==> flow/design.v <==
module mac #(
	parameter N = 16,  
	parameter Q = 12  
	)(
	input logic clk, sclr, ce,
	input logic [N-1:0] a_i, b_i, 
	input logic [N*2-1:0] c_i,
	output logic [N*2-1:0] r_o
	);
	always_ff @(posedge clk or posedge sclr) begin
		if (sclr) r_o <= 'd0;
		else if (ce) begin
				r_o <= (a_i * b_i + c_i);  
			end
	end
endmodule
module variable_shift_register #(parameter WIDTH = 8, parameter SIZE = 3)(
	input logic clk, rst, ce,
	input logic [WIDTH-1:0] data_i,
	output logic [WIDTH-1:0] data_o
	);
	logic [WIDTH-1:0] sh_r [SIZE-1:0];  
	generate 
	genvar i;
	for (i = 0; i < SIZE; i = i + 1) begin : for_loop
		always_ff @(posedge clk or posedge rst) begin
			if (rst) sh_r[i] <= 'd0; 
			else begin
				if (ce) begin
					if (i == 'd0) sh_r[i] <= data_i;
					else sh_r[i] <= sh_r[i - 1];
				end
			end
		end
	end : for_loop
	endgenerate
	assign data_o = sh_r[SIZE - 1];
endmodule
`timescale 1ns / 1ps
module convolver #(
	parameter n = 8'h0a,	 
	parameter k = 8'h03,  
	parameter s = 1,  
	parameter BL = 16,  
	parameter Q = 12  
	)(
	input logic clk,
	input logic rst,
	input logic ce,
	input logic [BL-1:0] activation,
	input logic [(k*k)*BL-1:0] weight1,
	output logic [31:0] conv_op,
	output logic valid_conv,
	output logic end_conv
	);
	logic [31:0] count1;  
	logic [31:0] count2;  
	logic [31:0] count3;  
	logic [31:0] row_count;  
	logic en1, en2, en3;  
	logic [BL-1:0] weight [0:k*k-1];
	generate
		genvar j;
		for (j = 0; j < k*k; j = j + 1) begin : for_loop
			assign weight[j][BL-1:0] = weight1[BL*j +: BL];
		end : for_loop
	endgenerate
	logic [BL*2-1:0] tmp [k*k+1:0];
	assign tmp[0] = 32'h00000000;
	generate
	genvar i;
	for (i = 0; i < k*k; i = i + 1) begin : for_loop1
		if ((i+1) % k == 0) begin 					 
			if (i == k*k - 1) begin 				 
				mac #(.N(BL), .Q(Q)) MAC0(
					.clk(clk),
					.sclr(rst),
					.ce(ce),
					.a_i(activation),
					.b_i(weight[i]),
					.c_i(tmp[i]),
					.r_o(conv_op)
				);
			end
			else begin
				logic [BL*2-1:0] tmp2;
				mac #(.N(BL), .Q(Q)) MAC1(
					.clk(clk),
					.sclr(rst),
					.ce(ce),
					.a_i(activation),
					.b_i(weight[i]),
					.c_i(tmp[i]),
					.r_o(tmp2)
				);
				variable_shift_register #(.WIDTH(BL*2), .SIZE(n-k)) SR(
					.clk(clk),
					.rst(rst),
					.ce(ce),
					.data_i(tmp2),
					.data_o(tmp[i+1])
					);
			end
		end
		else begin
			mac #(.N(BL), .Q(Q)) MAC2(
					.clk(clk),
					.sclr(rst),
					.ce(ce),
					.a_i(activation),
					.b_i(weight[i]),
					.c_i(tmp[i]),
					.r_o(tmp[i+1])
				);
		end
	end : for_loop1
	endgenerate
	always_ff @(posedge clk) begin
		if (rst) begin
			count1 <= 0;
			count2 <= 0;
			count3 <= 0;
			row_count <= 0;
			en1 <= 0;
			en2 <= 1;
			en3 <= 0;
		end
		else if (ce) begin
		if (ce) begin
			if (count1 == (k-1)*n + k - 1) begin  
				count1 <= count1 + 1'b1;
				en1 <= 1'b1;
			end
			else count1 <= count1 + 1'b1;
		end
		if (en1 && en2) begin
			if (count2 == n - k) begin
				count2 <= 0;
				en2 <= 0;
				row_count <= row_count + 1'b1;
			end
			else count2 <= count2 + 1'b1;
		end
		if(~en2) begin
			if(count3 == k-2) begin
				count3<=0;
				en2 <= 1'b1;
			end
		else
			count3 <= count3 + 1'b1;
		end
		if((((count2 + 1) % s == 0) && (row_count % s == 0))
			||(count3 == k-2)&&(row_count % s == 0)
			||(count1 == (k-1)*n+k-1))
		begin                                                                                                                        
			en3 <= 1;                                                                                                                             
		end
		else 
			en3 <= 0;
		end
	end
	assign end_conv = (count1>= n*n+2) ? 1'b1 : 1'b0;
	assign valid_conv = (en1&&en2&&en3);
endmodule
Reports on convolver
Tool output for the design above, in the order of the flow. Lines are those of the file above, counted from 1. Operators: Yosys type, input widths -> output width; for muxes data width and select width s. Library cell names are shortened. The mark - stands for no value.

Design top: convolver. Clock input: clk. Library: sky130hd. Library corner: tt_025C_1v80.

Word-level counts
Yosys after proc, flatten, opt, wreduce and memory -nomap, before mapping. Enables and synchronous resets that opt folds into registers are not counted as muxes. Print and check cells are not counted. Equal cells are merged and count once.

The figure for register bits is 835. For input port bits the number is 163. Under output and inout bits stands 34. Under word-level cells stands 66.

For add/sub/neg operators the number is 11. The entry for multipliers reads 9. The figure for $lt $le $gt $ge is 1. The figure for eq/ne operators is 3. The figure for mux-type cells is 7. Bitwise gates (word level): 1. Reductions and logical operators: 5.

Operators with widths (count): $mul 16x16->32 (9); $add 32x32->32 (8); $add 32x1->32 const B (3); $mux 32 (2); $eq 32x1->1 const B (1); $eq 32x3->1 const B (1); $eq 32x5->1 const B (1); $ge 32x7->1 const B (1); $reduce_and 2->1 (3); $mux 1 (5); $logic_and 1x1->1 (2); $not 1->1 (1).

Logic depth
Longest topological path by Yosys (ltp), each cell counted once; first at word level (registers and memories cut), then after technology mapping (sequential cells cut; the memories' decode and read muxes count).

Under word-level depth stands 5. For ABC_AREA the number is 0. For mapped depth the number is 26. Under gate-level depth less buffers stands 23.

Mapped cells and area
The flow's flattened synthesis, as Yosys stat reports it; memories are mapped. The netlist is that of the ABC_AREA named above (0 if unset); the other value can give another one. The area totals of this step are shown rounded.

Cells by type: fa_1 (count 1994, total area 3.99E+04 um^2); dfrtp_1 (count 736, total area 1.84E+04 um^2); ha_1 (count 901, total area 1.13E+04 um^2); inv_1 (count 2931, total area 1.1E+04 um^2); and2_1 (count 1110, total area 6944.16 um^2); mux2_2 (count 543, total area 6.11E+03 um^2); nand2_1 (count 1487, total area 5.58E+03 um^2); clkbuf_1 (count 534, total area 2E+03 um^2); dfxtp_1 (count 99, total area 1.98E+03 um^2); xnor2_1 (count 190, total area 1.66E+03 um^2); a21oi_1 (count 257, total area 1.29E+03 um^2); xor2_1 (count 125, total area 1094.8 um^2); o21ai_0 (count 191, total area 955.917 um^2); nor2_1 (count 221, total area 829.546 um^2); a21o_1 (count 110, total area 825.792 um^2); nand3_1 (count 79, total area 395.379 um^2); a31oi_1 (count 54, total area 337.824 um^2); o21ai_1 (count 63, total area 315.302 um^2).

Other cell types: 69; their cells: 586.

Under mapped cells stands 12211. Under cell area after synthesis stands 115000 um^2. The entry for area of sequential cells reads 20400 um^2. For flip-flop cells the number is 835. For buffer cells the number is 550.

The figures by module come from a second, unflattened synthesis with its own total; it is not the netlist above.

Under cells (unflattened synthesis) stands 12842. The figure for area (unflattened synthesis) is 121000 um^2.

Each row is one instance without its submodules.

By module: mac (instances 9, cells 1261, area 10900 um^2, seq. area 801 um^2); variable_shift_register (WIDTH=32, SIZE=7) (instances 2, cells 474, area 8980 um^2, seq. area 5610 um^2); convolver (instances 1, cells 545, area 4730 um^2, seq. area 1980 um^2).

Path before layout
Source: OpenSTA report_checks on the synthesized netlist (no wires, ideal clock, input and output delay 20% of the period each), path of least setup slack; recovery checks are left aside. Register names are those of the netlist, which keeps one name where synthesis merged equal registers.

Path type: input to register. Start: input rst. End: register en2. Clock period: 8.0 ns. Under external input delay stands 1.600 ns. The figure for library setup time is 0.843 ns. The figure for launch time at the first pin is 1.600 ns. Arrival time: 17.692 ns. The figure for required time is 7.157 ns. Slack: -10.536 ns. The entry for delay of the path reads 16.935 ns. The figure for stages on the path is 2. For path buffers the number is 0. The figure for period reached after synthesis is 18.536 ns.

"delay of the path" = arrival - input delay + setup time. "stages on the path" counts driving pins, that of a launching flip-flop among them; a cell with two outputs on the path counts twice. "period reached after synthesis" = period - worst setup slack (recovery checks aside). The figure is calculated, with input and output delays left at 20% of the set period. At most two assigning lines are given for a register; there are more.

Cell sequence: inv_1 > o21ai_0. The entry for cells in the longest elaborated chain reads 0. Elaborated cells between the ends (all ways): 0. RTL lines with such cells: 0.

RTL lines, path after synthesis: from (decl) (RTL line 48) `input logic rst,`; to (assign) (RTL line 125) `en2 <= 1;`; to (assign) (RTL line 139) `en2 <= 0;`; to (decl) (RTL line 60) `logic en1, en2, en3;`.

Worst path after layout
From the final timing report of run 1: the path of least setup slack in the routed layout; clock arrival at registers is part of the times.

Path type: input to register. Start: input weight1[35]. End: register for_loop1[2].genblk1.genblk1.MAC1.r_o[27]. Clock period: 7.26 ns. Under external input delay stands 1.45 ns. The figure for library setup time is 0.11 ns. The figure for launch time at the first pin is 1.45 ns. Arrival time: 7.53 ns. The figure for required time is 7.85 ns. Slack: 0.32 ns. The figure for stages on the path is 22. For path buffers the number is 2.

The rows between start and end are the longest chain of elaborated cells between them; the timing report does not say that the signal goes this way. Where chains are equally long, one stands for them. Each line given opens the expression or statement behind the cell; cells for indexed reads and writes are added by Yosys, which also makes memories of some case tables.

Cell sequence: clkdlybuf4s50_1 > buf_12 > nand2_1 > fa_1 > fa_2 > fa_1 > inv_1 > fa_1 > fa_1 > inv_1 > fa_1 > inv_1 > ha_1 > a21o_1 > a211oi_1 > nor2_1 > or4b_4 > o21ai_4 > o21ai_4 > a31oi_4 > xnor2_1 > mux2_2. The entry for cells in the longest elaborated chain reads 2. Elaborated cells between the ends (all ways): 2. RTL lines with such cells: 1. Classes of those cells: 1 x add/sub; 1 x mul.

RTL lines, path post-layout: from (decl) (RTL line 51) `input logic [(k*k)*BL-1:0] weight1,`; $mul 16x16->32 (RTL line 13) `r_o <= (a_i * b_i + c_i);`; $add 32x32->32 (RTL line 13); to (assign) (RTL line 11) `if (sclr) r_o <= 'd0;`; to (assign) (RTL line 13); to (decl) (RTL line 8) `output logic [N*2-1:0] r_o`.

Ticket comment

Below are 4 stored runs of the flow (Yosys, OpenROAD; platform sky130hd) on convolver, each with its settings and what was measured, unordered. Constraints: input delay and output delay 20% of the set period each, output load 0.01 pF. Values from the reports are rounded here.

Run 1 has these settings: CORE_MARGIN 4; CORE_UTILIZATION 57; CTS_CLUSTER_DIAMETER 398; GPL_ROUTABILITY_DRIVEN 0; SETUP_SLACK_MARGIN 0.26; period_ns 7.26; CAP_MARGIN 20; SLEW_MARGIN 20. For the utilization the run shows 0.675. The die size comes to 209,000 um^2. For the worst setup slack after layout the run shows 0.322 ns. The area of the synthesized netlist stands at 115,000 um^2. The standard-cell area of the final layout comes to 135,000 um^2.

Run 2 has these settings: CORE_MARGIN 4; CORE_UTILIZATION 57; CTS_CLUSTER_DIAMETER 398; GPL_ROUTABILITY_DRIVEN 0; MIN_ROUTING_LAYER met2; SETUP_SLACK_MARGIN 0.26; SLEW_MARGIN 5; TNS_END_PERCENT 60; period_ns 7.26; CAP_MARGIN 20. For the utilization the run shows 0.679. The die size comes to 209,000 um^2. For the worst setup slack after layout the run shows 0.270 ns. The area of the synthesized netlist stands at 115,000 um^2. The standard-cell area of the final layout comes to 136,000 um^2.

Run 3 has these settings: CAP_MARGIN 40; CELL_PAD_IN_SITES_DETAIL_PLACEMENT 2; CORE_ASPECT_RATIO 0.55; CORE_MARGIN 6; CORE_UTILIZATION 55; GPL_TIMING_DRIVEN 1; MIN_ROUTING_LAYER met2; PLACE_DENSITY_LB_ADDON 0.2; SLEW_MARGIN 25; period_ns 8.52. Outcome: stopped before the end: placement reported DPL-0033.

Run 4 has these settings: ABC_AREA 1; CAP_MARGIN 30; CORE_ASPECT_RATIO 1.95; CORE_MARGIN 4; CORE_UTILIZATION 57; CTS_CLUSTER_DIAMETER 398; GPL_ROUTABILITY_DRIVEN 0; GPL_TIMING_DRIVEN 0; HOLD_SLACK_MARGIN 0.11; MIN_ROUTING_LAYER met2; SETUP_SLACK_MARGIN 0.26; SLEW_MARGIN 5; TNS_END_PERCENT 60; period_ns 8.38. Outcome: stopped before the end: routing reported GRT-0116.
